==> flow/design.v <==
module Ram (
    input  wire        clka,
    input  wire        ena,
    input  wire [ 3:0] wea,
    input  wire [ 2:0] addra,
    input  wire [31:0] dina,
    output reg  [31:0] douta
);
reg [31:0] mem [0:7];
integer b;
always @(posedge clka) begin
    if (ena) begin
        for (b = 0; b < 4; b = b + 1) begin
            if (wea[b])
                mem[addra][b*8 +: 8] <= dina[b*8 +: 8];
        end
        douta <= {wea[3] ? dina[31:24] : mem[addra][31:24],
                  wea[2] ? dina[23:16] : mem[addra][23:16],
                  wea[1] ? dina[15: 8] : mem[addra][15: 8],
                  wea[0] ? dina[ 7: 0] : mem[addra][ 7: 0]};
    end
end
endmodule
module tagv_ram (
    input  wire        clka,
    input  wire        resetn,
    input  wire        ena,
    input  wire        wea,
    input  wire [ 2:0] addra,
    input  wire [25:0] dina,
    output reg  [25:0] douta
);
reg [24:0] tag_mem [0:7];
reg [ 7:0] v_mem;
always @(posedge clka) begin
    if (ena & wea)
        tag_mem[addra] <= dina[25:1];
end
always @(posedge clka) begin
    if (!resetn)
        v_mem <= 8'b0;
    else if (ena & wea)
        v_mem[addra] <= dina[0];
end
always @(posedge clka) begin
    if (ena)
        douta <= wea ? dina : {tag_mem[addra], v_mem[addra]};
end
endmodule
module cache(
    input  wire         clk,
    input  wire         resetn,
    input  wire         valid,
    input  wire         op,
    input  wire [ 2: 0] index,
    input  wire [24: 0] tag,
    input  wire [ 3: 0] offset,
    input  wire [ 3: 0] wstrb,
    input  wire [31: 0] wdata,
    output wire         addr_ok,
    output wire         data_ok,
    output wire [31: 0] rdata,
    output wire         rd_req,
    output wire [ 2: 0] rd_type,
    output wire [31: 0] rd_addr,
    input  wire         rd_rdy,
    input  wire         ret_valid,
    input  wire         ret_last,
    input  wire [31: 0] ret_data,
    output wire         wr_req,
    output wire [ 2: 0] wr_type,
    output wire [31: 0] wr_addr,
    output wire [ 3: 0] wr_wstrb,
    output wire [127:0] wr_data,
    input  wire         wr_rdy
);
parameter idle = 3'b000,lookup = 3'b001,miss = 3'b010,replace = 3'b011,refill = 3'b100;
reg op_reg; 
reg [ 2:0] index_reg;
reg [24:0] tag_reg;
reg [ 3:0] offset_reg;
reg [ 3:0] wstrb_reg;
reg [31:0] wdata_reg;
reg [2:0] state_main;
wire way0_hit;
wire way1_hit;
wire cache_hit;
wire [31:0] way0_load_word;
wire [31:0] way1_load_word;
wire load_res;
wire random; 
wire replace_data;
wire replace_tag;
wire replace_v;
wire replace_d;
reg [1:0] return_num;
reg w_way_reg;
reg [2:0] w_index_reg;
reg [3:0] w_offset_reg;
reg [3:0] w_wstrb_reg;
reg [31:0] w_data_reg;
wire [24:0] way0_tag;
wire way0_v;
wire wea_tagv0;
wire [2:0] addra_tagv0;
wire [25:0] dina_tagv0;
assign wea_tagv0 = ret_valid & ret_last & ~replace_way;
assign addra_tagv0 = ({3{state_main == lookup  || state_main == idle}} & index)
                 | ({3{state_main == miss || state_main == replace || state_main == refill}} & index_reg);
assign dina_tagv0 = {tag_reg,1'b1};                 
tagv_ram tagv_ram_way0 (
  .clka(clk),     
  .resetn(resetn),
  .ena(1'b1),       
  .wea(wea_tagv0),       
  .addra(addra_tagv0),   
  .dina(dina_tagv0),     
  .douta({way0_tag,way0_v})   
);
reg [7:0] way0_d_reg;
wire way0_d;
assign way0_d = way0_d_reg[index_reg];
always@(posedge clk)begin
    if(!resetn)
        way0_d_reg <= 8'b0;
    else if(wr_state & ~w_way_reg)
        way0_d_reg[w_index_reg] <= 1'b1;
    else if(state_main == refill & ret_valid & ret_last &~replace_way)
        way0_d_reg[index_reg] <= op_reg;    
end
wire [127:0] way0_data;
wire [2:0] addra_way0_bank0;
wire [3:0] wea_way0_bank0;
wire [31:0] dina_way0_bank0;
wire [2:0] addra_way0_bank1;
wire [3:0] wea_way0_bank1;
wire [31:0] dina_way0_bank1;
wire [2:0] addra_way0_bank3;
wire [3:0] wea_way0_bank3;
wire [31:0] dina_way0_bank3;
wire [2:0] addra_way0_bank2;
wire [3:0] wea_way0_bank2;
wire [31:0] dina_way0_bank2;
assign addra_way0_bank0 = (wr_state & ~w_offset_reg[3]&~w_offset_reg[2]) ? w_index_reg : 
                        addr_ok ? index : index_reg ;
assign wea_way0_bank0 = ({4{wr_state & ~w_offset_reg[3]&~w_offset_reg[2] & ~w_way_reg}} & w_wstrb_reg ) 
                     |({4{state_main == refill & (return_num == 2'd0) & ret_valid & ~replace_way}}); 
assign dina_way0_bank0 = ({32{wr_state}} & w_data_reg)  
                      | ({32{state_main == refill}})& (
                       ~offset_reg[3]&~offset_reg[2] & op_reg ? {
                                        wstrb_reg[3] ? wdata_reg[31:24] : ret_data[31:24],
                                        wstrb_reg[2] ? wdata_reg[23:16] : ret_data[23:16],
                                        wstrb_reg[1] ? wdata_reg[15: 8] : ret_data[15: 8],
                                        wstrb_reg[0] ? wdata_reg[ 7: 0] : ret_data[ 7: 0]
                                    } : ret_data);
Ram bank0_ram_way0 (  
  .clka(clk),     
  .ena(1'b1),       
  .wea(wea_way0_bank0),       
  .addra(addra_way0_bank0),   
  .dina(dina_way0_bank0),     
  .douta(way0_data[31:0])   
);
assign addra_way0_bank1 = (wr_state & ~w_offset_reg[3]&w_offset_reg[2]) ? w_index_reg : 
                        addr_ok ? index : index_reg ;
assign wea_way0_bank1 = ({4{wr_state & ~w_offset_reg[3]&w_offset_reg[2] & ~w_way_reg}} & w_wstrb_reg ) 
                     |({4{state_main == refill & (return_num == 2'd1) & ret_valid & ~replace_way}}); 
assign dina_way0_bank1 = ({32{wr_state}} & w_data_reg)  
                      | ({32{state_main == refill}})& (
                       ~offset_reg[3]& offset_reg[2] & op_reg ? {
                                        wstrb_reg[3] ? wdata_reg[31:24] : ret_data[31:24],
                                        wstrb_reg[2] ? wdata_reg[23:16] : ret_data[23:16],
                                        wstrb_reg[1] ? wdata_reg[15: 8] : ret_data[15: 8],
                                        wstrb_reg[0] ? wdata_reg[ 7: 0] : ret_data[ 7: 0]
                                    } : ret_data);
Ram bank1_ram_way0 (
  .clka(clk),     
  .ena(1'b1),       
  .wea(wea_way0_bank1),       
  .addra(addra_way0_bank1),   
  .dina(dina_way0_bank1),     
  .douta(way0_data[63:32])   
);
assign addra_way0_bank2 = (wr_state & w_offset_reg[3]&~w_offset_reg[2]) ? w_index_reg : 
                        addr_ok ? index : index_reg ;
assign wea_way0_bank2 = ({4{wr_state & w_offset_reg[3]&~w_offset_reg[2] & ~w_way_reg}} & w_wstrb_reg ) 
                     |({4{state_main == refill & (return_num == 2'd2) & ret_valid & ~replace_way}}); 
assign dina_way0_bank2 = ({32{wr_state}} & w_data_reg)  
                      | ({32{state_main == refill}})& (
                       offset_reg[3]&~offset_reg[2] & op_reg ? {
                                        wstrb_reg[3] ? wdata_reg[31:24] : ret_data[31:24],
                                        wstrb_reg[2] ? wdata_reg[23:16] : ret_data[23:16],
                                        wstrb_reg[1] ? wdata_reg[15: 8] : ret_data[15: 8],
                                        wstrb_reg[0] ? wdata_reg[ 7: 0] : ret_data[ 7: 0]
                                    } : ret_data);
Ram bank2_ram_way0 (
  .clka(clk),     
  .ena(1'b1),       
  .wea(wea_way0_bank2),       
  .addra(addra_way0_bank2),   
  .dina(dina_way0_bank2),     
  .douta(way0_data[95:64])   
);
assign addra_way0_bank3 = (wr_state & w_offset_reg[3]&w_offset_reg[2]) ? w_index_reg : 
                        addr_ok ? index : index_reg ;
assign wea_way0_bank3 = ({4{wr_state & w_offset_reg[3]&w_offset_reg[2] & ~w_way_reg}} & w_wstrb_reg ) 
                     |({4{state_main == refill & (return_num ==2'd3) & ret_valid & ~replace_way}}); 
assign dina_way0_bank3 = ({32{wr_state}} & w_data_reg)  
                      | (({32{state_main == refill}})& (
                       offset_reg[3]&offset_reg[2] & op_reg ? {
                                        wstrb_reg[3] ? wdata_reg[31:24] : ret_data[31:24],
                                        wstrb_reg[2] ? wdata_reg[23:16] : ret_data[23:16],
                                        wstrb_reg[1] ? wdata_reg[15: 8] : ret_data[15: 8],
                                        wstrb_reg[0] ? wdata_reg[ 7: 0] : ret_data[ 7: 0]
                                    } : ret_data));
Ram bank3_ram_way0 (
  .clka(clk),     
  .ena(1'b1),       
  .wea(wea_way0_bank3),       
  .addra(addra_way0_bank3),   
  .dina(dina_way0_bank3),     
  .douta(way0_data[127:96])   
);
wire [24:0] way1_tag;
wire way1_v;
wire wea_tagv1;
wire [2:0] addra_tagv1;
wire [25:0] dina_tagv1;
assign wea_tagv1 = ret_valid & ret_last & replace_way;
assign addra_tagv1 = ({3{state_main == lookup  || state_main == idle}} & index)
                 | ({3{state_main == miss || state_main == replace || state_main == refill}} & index_reg);
assign dina_tagv1 = {tag_reg,1'b1};                 
tagv_ram tagv_ram_way1 (
  .clka(clk),     
  .resetn(resetn),
  .ena(1'b1),       
  .wea(wea_tagv1),       
  .addra(addra_tagv1),   
  .dina(dina_tagv1),     
  .douta({way1_tag,way1_v})   
);
reg [7:0] way1_d_reg;
wire way1_d;
assign way1_d = way1_d_reg[index_reg];
always@(posedge clk)begin
    if(!resetn)
        way1_d_reg <= 8'b0;
    else if(wr_state & w_way_reg)
        way1_d_reg[w_index_reg] <= 1'b1;
    else if(state_main == refill & ret_valid & ret_last & replace_way)
        way1_d_reg[index_reg] <= op_reg;    
end
wire [127:0] way1_data;
wire [2:0] addra_way1_bank0;
wire [3:0] wea_way1_bank0;
wire [31:0] dina_way1_bank0;
wire [2:0] addra_way1_bank1;
wire [3:0] wea_way1_bank1;
wire [31:0] dina_way1_bank1;
wire [2:0] addra_way1_bank3;
wire [3:0] wea_way1_bank3;
wire [31:0] dina_way1_bank3;
wire [2:0] addra_way1_bank2;
wire [3:0] wea_way1_bank2;
wire [31:0] dina_way1_bank2;
assign addra_way1_bank0 = (wr_state & ~w_offset_reg[3]&~w_offset_reg[2]) ? w_index_reg : 
                        addr_ok ? index : index_reg ;
assign wea_way1_bank0 = ({4{wr_state & ~w_offset_reg[3]&~w_offset_reg[2] & w_way_reg}} & w_wstrb_reg ) 
                     |({4{state_main == refill & (return_num == 2'd0) & ret_valid & replace_way}}); 
assign dina_way1_bank0 = ({32{wr_state}} & w_data_reg)  
                      | ({32{state_main == refill}})& (
                       ~offset_reg[3]&~offset_reg[2] & op_reg ? {
                                        wstrb_reg[3] ? wdata_reg[31:24] : ret_data[31:24],
                                        wstrb_reg[2] ? wdata_reg[23:16] : ret_data[23:16],
                                        wstrb_reg[1] ? wdata_reg[15: 8] : ret_data[15: 8],
                                        wstrb_reg[0] ? wdata_reg[ 7: 0] : ret_data[ 7: 0]
                                    } : ret_data);
Ram bank0_ram_way1 (  
  .clka(clk),     
  .ena(1'b1),       
  .wea(wea_way1_bank0),       
  .addra(addra_way1_bank0),   
  .dina(dina_way1_bank0),     
  .douta(way1_data[31:0])   
);
assign addra_way1_bank1 = (wr_state & ~w_offset_reg[3]&w_offset_reg[2]) ? w_index_reg : 
                        addr_ok ? index : index_reg ;
assign wea_way1_bank1 = ({4{wr_state & ~w_offset_reg[3]&w_offset_reg[2] & w_way_reg}} & w_wstrb_reg ) 
                     |({4{state_main == refill & (return_num == 2'd1) & ret_valid & replace_way}}); 
assign dina_way1_bank1 = ({32{wr_state}} & w_data_reg)  
                      | ({32{state_main == refill}})& (
                       ~offset_reg[3]&offset_reg[2] & op_reg ? {
                                        wstrb_reg[3] ? wdata_reg[31:24] : ret_data[31:24],
                                        wstrb_reg[2] ? wdata_reg[23:16] : ret_data[23:16],
                                        wstrb_reg[1] ? wdata_reg[15: 8] : ret_data[15: 8],
                                        wstrb_reg[0] ? wdata_reg[ 7: 0] : ret_data[ 7: 0]
                                    } : ret_data);
Ram bank1_ram_way1 (
  .clka(clk),     
  .ena(1'b1),       
  .wea(wea_way1_bank1),       
  .addra(addra_way1_bank1),   
  .dina(dina_way1_bank1),     
  .douta(way1_data[63:32])   
);
assign addra_way1_bank2 = (wr_state & w_offset_reg[3]&~w_offset_reg[2]) ? w_index_reg : 
                        addr_ok ? index : index_reg ;
assign wea_way1_bank2 = ({4{wr_state & w_offset_reg[3]&~w_offset_reg[2] & w_way_reg}} & w_wstrb_reg ) 
                     |({4{state_main == refill & (return_num == 2'd2) & ret_valid & replace_way}}); 
assign dina_way1_bank2 = ({32{wr_state}} & w_data_reg)  
                      | ({32{state_main == refill}})& (
                       offset_reg[3]&~offset_reg[2] & op_reg ? {
                                        wstrb_reg[3] ? wdata_reg[31:24] : ret_data[31:24],
                                        wstrb_reg[2] ? wdata_reg[23:16] : ret_data[23:16],
                                        wstrb_reg[1] ? wdata_reg[15: 8] : ret_data[15: 8],
                                        wstrb_reg[0] ? wdata_reg[ 7: 0] : ret_data[ 7: 0]
                                    } : ret_data);
Ram bank2_ram_way1 (
  .clka(clk),     
  .ena(1'b1),       
  .wea(wea_way1_bank2),       
  .addra(addra_way1_bank2),   
  .dina(dina_way1_bank2),     
  .douta(way1_data[95:64])   
);
assign addra_way1_bank3 = (wr_state & w_offset_reg[3]&w_offset_reg[2]) ? w_index_reg : 
                        addr_ok ? index : index_reg ;
assign wea_way1_bank3 = ({4{wr_state & w_offset_reg[3]&w_offset_reg[2] & w_way_reg}} & w_wstrb_reg ) 
                     |({4{state_main == refill & (return_num == 2'd3) & ret_valid & replace_way}}); 
assign dina_way1_bank3 = ({32{wr_state}} & w_data_reg)  
                      | ({32{state_main == refill}})& (
                       (offset_reg[3]&offset_reg[2] & op_reg) ? {
                                        wstrb_reg[3] ? wdata_reg[31:24] : ret_data[31:24],
                                        wstrb_reg[2] ? wdata_reg[23:16] : ret_data[23:16],
                                        wstrb_reg[1] ? wdata_reg[15: 8] : ret_data[15: 8],
                                        wstrb_reg[0] ? wdata_reg[ 7: 0] : ret_data[ 7: 0]
                                    } : ret_data);
Ram bank3_ram_way1 (
  .clka(clk),     
  .ena(1'b1),       
  .wea(wea_way1_bank3),       
  .addra(addra_way1_bank3),   
  .dina(dina_way1_bank3),     
  .douta(way1_data[127:96])   
);
always@(posedge clk)begin
    if(!resetn)begin
        op_reg <= 1'b0; 
        index_reg <= 3'b0; 
        tag_reg <= 25'b0; 
        offset_reg <= 4'b0; 
        wstrb_reg <= 4'b0; 
        wdata_reg   <= 32'b0; 
    end
    else if((state_main == idle & valid & !hit_write_cf) |
            (state_main == lookup & (cache_hit & valid & (op | (!op & !hit_write_cf) ))))begin
        op_reg <= op; 
        index_reg <= index; 
        tag_reg <= tag; 
        offset_reg <= offset; 
        wstrb_reg <= wstrb; 
        wdata_reg   <= wdata;         
    end
end
assign way0_hit = way0_v && {way0_tag == tag_reg};
assign way1_hit = way1_v && {way1_tag == tag_reg};
assign cache_hit = way0_hit || way1_hit;
assign way0_load_word = way0_data[offset_reg[3:2]*32 +: 32];
assign way1_load_word = way1_data[offset_reg[3:2]*32 +: 32];
assign load_res = {32{way0_hit}} & way0_load_word
                | {32{way1_hit}} & way1_load_word
                | {32{~cache_hit}} & ret_data;
LFSR u_lfsr(
    .clk(clk),
    .reset(!resetn),
    .lfsr_bit(random)
);                
reg replace_way; 
always@(posedge clk)begin
    if(!resetn)begin
        replace_way <= 1'b0;
    end
    else if(state_main == miss & wr_rdy)begin
        replace_way <= random;
    end
end
always@(posedge clk)begin
    if(!resetn | (state_main == replace && rd_rdy))
        return_num <= 2'b0;
    else if(ret_valid)begin
        return_num <= return_num + 2'b1;
    end
end
always@(posedge clk)begin
    if(!resetn)begin
        state_main <= idle;
    end
    else if(state_main == idle)begin
        if(valid & !hit_write_cf)begin
            state_main <= lookup;       
        end
    end
    else if(state_main == lookup)begin
        if(cache_hit & (!valid | (valid & hit_write_cf)))begin
            state_main <= idle;
        end    
        else if(!cache_hit)begin
            state_main <= miss;
        end 
    end
    else if(state_main == miss)begin
        if(wr_rdy)begin
            state_main <= replace;
        end
    end
    else if(state_main == replace)begin
        if(rd_rdy)begin
            state_main <= refill;
        end
    end
    else if(state_main == refill)begin
        if(ret_valid & ret_last)begin
            state_main <= idle;
        end
    end
    else 
        state_main <= idle;
end
reg wr_state;
wire hit_write_sign;
wire hit_write_cf;
assign hit_write_sign = (state_main == lookup) & op_reg & cache_hit;
assign hit_write_cf = ( (state_main == lookup) & op_reg & (!op & valid) & ({tag,index,offset} == {tag_reg,index_reg,offset_reg}) ) 
                    | ( wr_state & (!op & valid) & (offset[3:2] == w_offset_reg[3:2]));
always@(posedge clk)begin
    if(!resetn)begin
        wr_state <= 1'b0;
        w_way_reg <= 1'b0;
        w_index_reg <= 3'b0;
        w_offset_reg <= 4'b0;
        w_wstrb_reg <= 4'b0;
        w_data_reg <= 32'b0;
    end
    else if(~wr_state)begin
        if(hit_write_sign)begin
            wr_state <= 1'b1;
            w_way_reg <= way1_hit;
            w_index_reg <= index_reg;
            w_offset_reg <= offset_reg;
            w_wstrb_reg <= wstrb_reg;
            w_data_reg <= wdata_reg; 
        end 
    end
    else if(wr_state)begin
        if(hit_write_sign)begin
            w_way_reg <= way1_hit;
            w_index_reg <= index_reg;
            w_offset_reg <= offset_reg;
            w_wstrb_reg <= wstrb_reg;
            w_data_reg <= wdata_reg; 
        end
        else begin
            wr_state <= 1'b0;
        end    
    end
    else 
        wr_state <= 1'b0;
end
assign addr_ok = ((state_main == idle) & !hit_write_cf) || 
                 (state_main == lookup & (cache_hit & valid & (op | (!op & !hit_write_cf) ))); 
assign data_ok = (state_main == lookup & (cache_hit)) ||
                 (state_main == refill && ret_valid && return_num == offset_reg[3:2]);
assign rdata = ({32{state_main == lookup & way0_hit}} & way0_load_word)
             | ({32{state_main == lookup & way1_hit}} & way1_load_word)
             | ({32{state_main == refill}} & ret_data);                  
assign rd_req = (state_main == replace);
assign rd_type = 3'b100;
assign rd_addr = {tag_reg,index_reg,4'd0};
reg wr_req_reg;
assign wr_req = wr_req_reg & 
            ((replace_way) ? (way1_d & way1_v) : (way0_d & way0_v));
assign wr_type = 3'b100;
assign wr_addr = {(replace_way ? way1_tag : way0_tag),index_reg,4'd0};
assign wr_wstrb = 4'b1111;
assign wr_data = replace_way ? way1_data : way0_data;
always@(posedge clk)begin
    if(!resetn)
        wr_req_reg <= 1'b0;
    else if(state_main == miss & wr_rdy)
        wr_req_reg <= 1'b1;
    else if(wr_rdy)
        wr_req_reg <= 1'b0;
end                 
endmodule
module LFSR (
    input wire clk,
    input wire reset,
    output reg lfsr_bit
);
    reg [7:0] lfsr;
    always @(posedge clk) begin
        if (reset) begin
            lfsr <= 8'h1;  
        end else begin
            lfsr <= {lfsr[6:0], lfsr[7] ^ lfsr[5]};  
        end
    end
    always @(posedge clk) begin
        if (reset) begin
            lfsr_bit <= 1'b0;
        end else begin
            lfsr_bit <= lfsr[0];  
        end
    end
endmodule
From RTL to reports: cache

The steps from the RTL of cache to its reports follow in flow order.
Lines are those of the file above, counted from 1.
Operators: Yosys type, input widths -> output width; for muxes data width and select width s.
Library cell names are shortened.
The mark - stands for no value.

Top module: cache
Clock port: clk
Standard-cell library: sky130hd
Corner: tt_025C_1v80

Word-level counts

Source: Yosys, flattened and elaborated, memories not mapped. Widths are those after wreduce. Registers that Yosys merges into a memory's read port (data or address) are not register bits. Print and check cells do not count. Equal cells are merged and count once.
Memory sizes are those after Yosys's memory passes, which may raise the word count (mostly to a power of two), join words into wider ones and drop unused or constant bits.

Add/sub/neg operators: 4
Equality and inequality tests: 17
Shift-type cells: 10
Muxes and demuxes: 104
Bitwise operators: 131
Reduce/logical cells: 21

Operator list:

| cell                  | count |
| $mux 32               | 36 |
| $shiftx 128x8->32     | 2 |
| $and 32x32->32        | 8 |
| $or 32x32->32         | 6 |
| $mux 128              | 1 |
| $mux 25               | 3 |
| $and 1x1->1           | 71 |
| $mux 8                | 8 |
| $mux 3                | 18 |
| $eq 25x25->1          | 2 |
| $and 8x8->8           | 6 |
| $or 8x8->8            | 6 |
| $mux 1                | 38 |
| $eq 32x32->1          | 1 |
| $and 4x4->4           | 8 |
| $or 4x4->4            | 8 |
| $shiftx 8x3->1        | 4 |
| $shift 1x4->8 const A | 3 |
| $not 8->8             | 3 |
| $neg 3->4             | 3 |
| $shift 1x4->8         | 1 |
| $ne 4x4->1 const B    | 2 |
| $logic_or 1x1->1      | 6 |
| $not 1->1             | 6 |
| $reduce_bool 2->1     | 3 |
| $eq 3x2->1 const B    | 2 |
| $and 3x3->3           | 2 |
| $ne 6x4->1 const B    | 1 |

Not listed: further kinds 16, cells in them 29.

Flip-flop bits (word level): 164
Memory bits (writable): 2448
Word width x clocked read ports: 306
Memory cells: 10
Bits of input ports: 108
Cells after elaboration: 321

Memories:

| name               | words | width | read ports | write ports | RTL line | RTL |
| bank0_ram_way0.mem | 8     | 32    | 1          | 1           | 9        | `reg [31:0] mem [0:7];` |
| bank0_ram_way1.mem | 8     | 32    | 1          | 1           | 9        |  |
| bank1_ram_way0.mem | 8     | 32    | 1          | 1           | 9        |  |
| bank1_ram_way1.mem | 8     | 32    | 1          | 1           | 9        |  |
| bank2_ram_way0.mem | 8     | 32    | 1          | 1           | 9        |  |
| bank2_ram_way1.mem | 8     | 32    | 1          | 1           | 9        |  |

Further memories, not shown: 4.

Longest topological paths

Longest topological path by Yosys (ltp), each cell counted once; first at word level (registers and memories cut), then after technology mapping (sequential cells cut; the memories' decode and read muxes count).

Word-level depth: 13
ABC_AREA: 0
Gate-level depth with buffers: 18

Netlist

Yosys stat after the flow's synthesis: flattened, memories mapped to cells. It holds for the ABC_AREA given above (unset counts as 0); a run with the other value may have another netlist.
Totals and module areas in this step are rounded.

Cells by type:

| cell type | count |
| edfxtp_1  | 2448 |
| mux4_2    | 624 |
| mux2i_1   | 710 |
| dfxtp_1   | 178 |
| o21ai_0   | 212 |
| clkbuf_1  | 228 |
| a211oi_1  | 111 |
| nand2_1   | 219 |
| nor3_1    | 146 |
| nor2_1    | 193 |
| a21oi_1   | 117 |
| xnor2_1   | 64 |
| mux2_2    | 29 |
| buf_2     | 59 |
| buf_1     | 70 |
| a22oi_1   | 32 |
| nor4_1    | 38 |
| buf_4     | 30 |

Other cell types: 62; their cells: 351.

Standard cells after synthesis: 5859
Mapped area: 109000 sq um
Sequential area: 77100 sq um
Mapped flip-flops: 2626
Buffer cells: 403

The figures by module come from a second, unflattened synthesis with its own total; it is not the netlist above.

Cells (unflattened synthesis): 8069
Area (unflattened synthesis): 123000 sq um

Each row is one instance without its submodules.

Modules:

| module   | instances | cells | area (sq um) |
| Ram      | 8         | 664   | 11400 |
| tagv_ram | 2         | 553   | 9280 |
| cache    | 1         | 1634  | 13400 |
| LFSR     | 1         | 17    | 219 |

Path before layout

Path of least setup slack by OpenSTA after synthesis, without wires, with an ideal clock, recovery checks aside; 20% of the period is set as input and as output delay. Where synthesis merged equal registers, the netlist keeps one of their names.

Path type: input port to flip-flop
Start: in tag[17]
End: mem bank1_ram_way1.mem[5][24]
Period: 8.0 ns
External input delay: 1.600 ns
Library setup time: 0.395 ns
Time at the first pin: 1.600 ns
Arrival time: 4.357 ns
Path slack: 3.248 ns
Path delay: 3.152 ns
Stages: 11
Path buffers: 2
Synthesis period reached: 4.752 ns

"path delay" = arrival - input delay + setup time.
"stages": output pins that drive a net of the path, with the launching flip-flop's if there is one; two outputs of one cell count as two.
"synthesis period reached" = period - worst setup slack (recovery checks aside). The figure is calculated, with input and output delays left at 20% of the set period.
The rows between start and end are the longest chain of elaborated cells between them; the timing report does not say that the signal goes this way. Where chains are equally long, one stands for them.
Each line given opens the expression or statement behind the cell; cells for indexed reads and writes are added by Yosys, which also makes memories of some case tables.

Path through: xnor2_1 > nand4_1 > nor4_1 > nand3_1 > nand3_1 > o22ai_1 > or2_2 > buf_1 > o21a_1 > buf_1 > nor4_1
Length of the longest elaborated chain: 11

RTL lines, path post-synthesis:

| what             | RTL line | RTL |
| from (decl)      | 56       | `input  wire [24: 0] tag,` |
| $eq 32x32->1     | 433      | `assign hit_write_cf = ( (state_main == lookup) & op_reg & (!op & valid) & ({tag,index,offset} == {tag_reg,inde ...` |
| $and 1x1->1      | 433      |  |
| $or 1x1->1       | 433      |  |
| $logic_not 1->1  | 470      | `(state_main == lookup & (cache_hit & valid & (op \| (!op & !hit_write_cf) )));` |
| $and 1x1->1      | 470      |  |
| $or 1x1->1       | 470      |  |
| $and 1x1->1 x2   | 470      |  |
| $logic_or 1x1->1 | 469      | `assign addr_ok = ((state_main == idle) & !hit_write_cf) \|\|` |
| $mux 3           | 287      | `addr_ok ? index : index_reg ;` |
| $mux 3           | 286      | `assign addra_way1_bank1 = (wr_state & ~w_offset_reg[3]&w_offset_reg[2]) ? w_index_reg :` |
| to (decl)        | 9        | `reg [31:0] mem [0:7];` |

Worst path after layout

Path of least setup slack in the final report of record 1 (OpenROAD, finished layout, wires in). Where an end is a register, its clock arrival counts in the times.

Path type: flip-flop to output port
Start: reg (name not given)
End: out rdata[19]
Period: 4.85 ns
Output delay: 0.97 ns
Time at the first pin: 0.93 ns
Arrival time: 4.84 ns
Path slack: -0.96 ns
Stages: 17
Path buffers: 6

Path through: dfxtp_4 > buf_4 > mux4_2 > mux2i_2 > xnor2_1 > nor4_4 > nand4_1 > nor4_4 > buf_6 > nand2_8 > buf_16 > buf_12 > nor2_4 > a21oi_2 > o21ai_1 > buf_4 > buf_6

RTL lines, path post-layout:

| what      | RTL line | RTL |
| to (decl) | 62       | `output wire [31: 0] rdata,` |

No chain of elaborated cells between the ends is given.

Data sheet: physical implementation of cache

Flow measurements of cache on sky130hd: 3 stored runs with different settings, listed in no order. Input and output delays are each 20% of the period that was set; the output load is 0.01 pF.
"clock period achieved": clock period set for the run, less the worst setup slack. It is reckoned from that one timing run; input and output delays stay at 20% of the period that was set.
"power consumption": no workload was simulated; the value follows from the tool's default switching activity.
Measured values are rounded.

## Record 1

==> flow/run.sh <==
#!/bin/bash
# the make line also repeats the synthesis and layout settings of config.mk as NAME=value (left out here)
make -C /OpenROAD-flow-scripts/flow DESIGN_CONFIG=/design/flow/config.mk WORK_HOME=/design/flow/orfs CLKGATE_MAP_FILE= finish
==> flow/config.mk <==
export PLATFORM = sky130hd
export DESIGN_NAME = cache
export DESIGN_NICKNAME = cache
export VERILOG_FILES = /design/flow/design.v
export SDC_FILE = /design/flow/constraint.sdc
export NUM_CORES = 4
export LEC_CHECK = 0
export CAP_MARGIN = 20
export CELL_PAD_IN_SITES_DETAIL_PLACEMENT = 1
export CELL_PAD_IN_SITES_GLOBAL_PLACEMENT = 2
export CORE_MARGIN = 8
export CORE_UTILIZATION = 54
export CTS_CLUSTER_DIAMETER = 208
export PLACE_DENSITY = 0.86
export SLEW_MARGIN = 20
==> flow/constraint.sdc <==
create_clock -name core_clock -period 4.85 [get_ports {clk}]
set_input_delay 0.9700 -clock core_clock [delete_from_list [all_inputs] [get_ports {clk}]]
set_output_delay 0.9700 -clock core_clock [all_outputs]
set_load 0.01 [all_outputs]

| result of record 1 | value |
|---|---|
| Yosys chip area after synthesis | 109000 sq um |
| overall die area | 216000 sq um |
| post-route utilization | 67.6 % |
| setup slack of the critical path | -0.965 ns |
| worst hold slack in the final report | 0.443 ns |
| power consumption | 52700 µW |
| clock period achieved | 5.815 ns |

## Record 2

==> flow/run.sh <==
#!/bin/bash
# the make line also repeats the synthesis and layout settings of config.mk as NAME=value (left out here)
make -C /OpenROAD-flow-scripts/flow DESIGN_CONFIG=/design/flow/config.mk WORK_HOME=/design/flow/orfs CLKGATE_MAP_FILE= finish
==> flow/config.mk <==
export PLATFORM = sky130hd
export DESIGN_NAME = cache
export DESIGN_NICKNAME = cache
export VERILOG_FILES = /design/flow/design.v
export SDC_FILE = /design/flow/constraint.sdc
export NUM_CORES = 4
export LEC_CHECK = 0
export CAP_MARGIN = 5
export CELL_PAD_IN_SITES_DETAIL_PLACEMENT = 2
export CORE_ASPECT_RATIO = 1.37
export CORE_MARGIN = 3
export CORE_UTILIZATION = 61
export CTS_CLUSTER_DIAMETER = 191
export GPL_TIMING_DRIVEN = 1
export MIN_ROUTING_LAYER = met1
export SLEW_MARGIN = 20
export TNS_END_PERCENT = 55
==> flow/constraint.sdc <==
create_clock -name core_clock -period 7.7 [get_ports {clk}]
set_input_delay 1.5400 -clock core_clock [delete_from_list [all_inputs] [get_ports {clk}]]
set_output_delay 1.5400 -clock core_clock [all_outputs]
set_load 0.01 [all_outputs]

Record 2: stopped before the end: placement reported DPL-0033

## Record 3

==> flow/run.sh <==
#!/bin/bash
# the make line also repeats the synthesis and layout settings of config.mk as NAME=value (left out here)
make -C /OpenROAD-flow-scripts/flow DESIGN_CONFIG=/design/flow/config.mk WORK_HOME=/design/flow/orfs CLKGATE_MAP_FILE= finish
==> flow/config.mk <==
export PLATFORM = sky130hd
export DESIGN_NAME = cache
export DESIGN_NICKNAME = cache
export VERILOG_FILES = /design/flow/design.v
export SDC_FILE = /design/flow/constraint.sdc
export NUM_CORES = 4
export LEC_CHECK = 0
export CAP_MARGIN = 20
export CORE_MARGIN = 8
export CORE_UTILIZATION = 15
export GPL_ROUTABILITY_DRIVEN = 0
export GPL_TIMING_DRIVEN = 0
export HOLD_SLACK_MARGIN = 0.08
export MAX_ROUTING_LAYER = met4
export PLACE_DENSITY_LB_ADDON = 0.07
export SETUP_SLACK_MARGIN = 2.34
export SLEW_MARGIN = 20
==> flow/constraint.sdc <==
create_clock -name core_clock -period 9.13 [get_ports {clk}]
set_input_delay 1.8260 -clock core_clock [delete_from_list [all_inputs] [get_ports {clk}]]
set_output_delay 1.8260 -clock core_clock [all_outputs]
set_load 0.01 [all_outputs]

| result of record 3 | value |
|---|---|
| Yosys chip area after synthesis | 109000 sq um |
| overall die area | 752000 sq um |
| post-route utilization | 20.3 % |
| setup slack of the critical path | 2.11 ns |
| worst hold slack in the final report | 0.387 ns |
| power consumption | 30600 µW |
| clock period achieved | 7.024 ns |
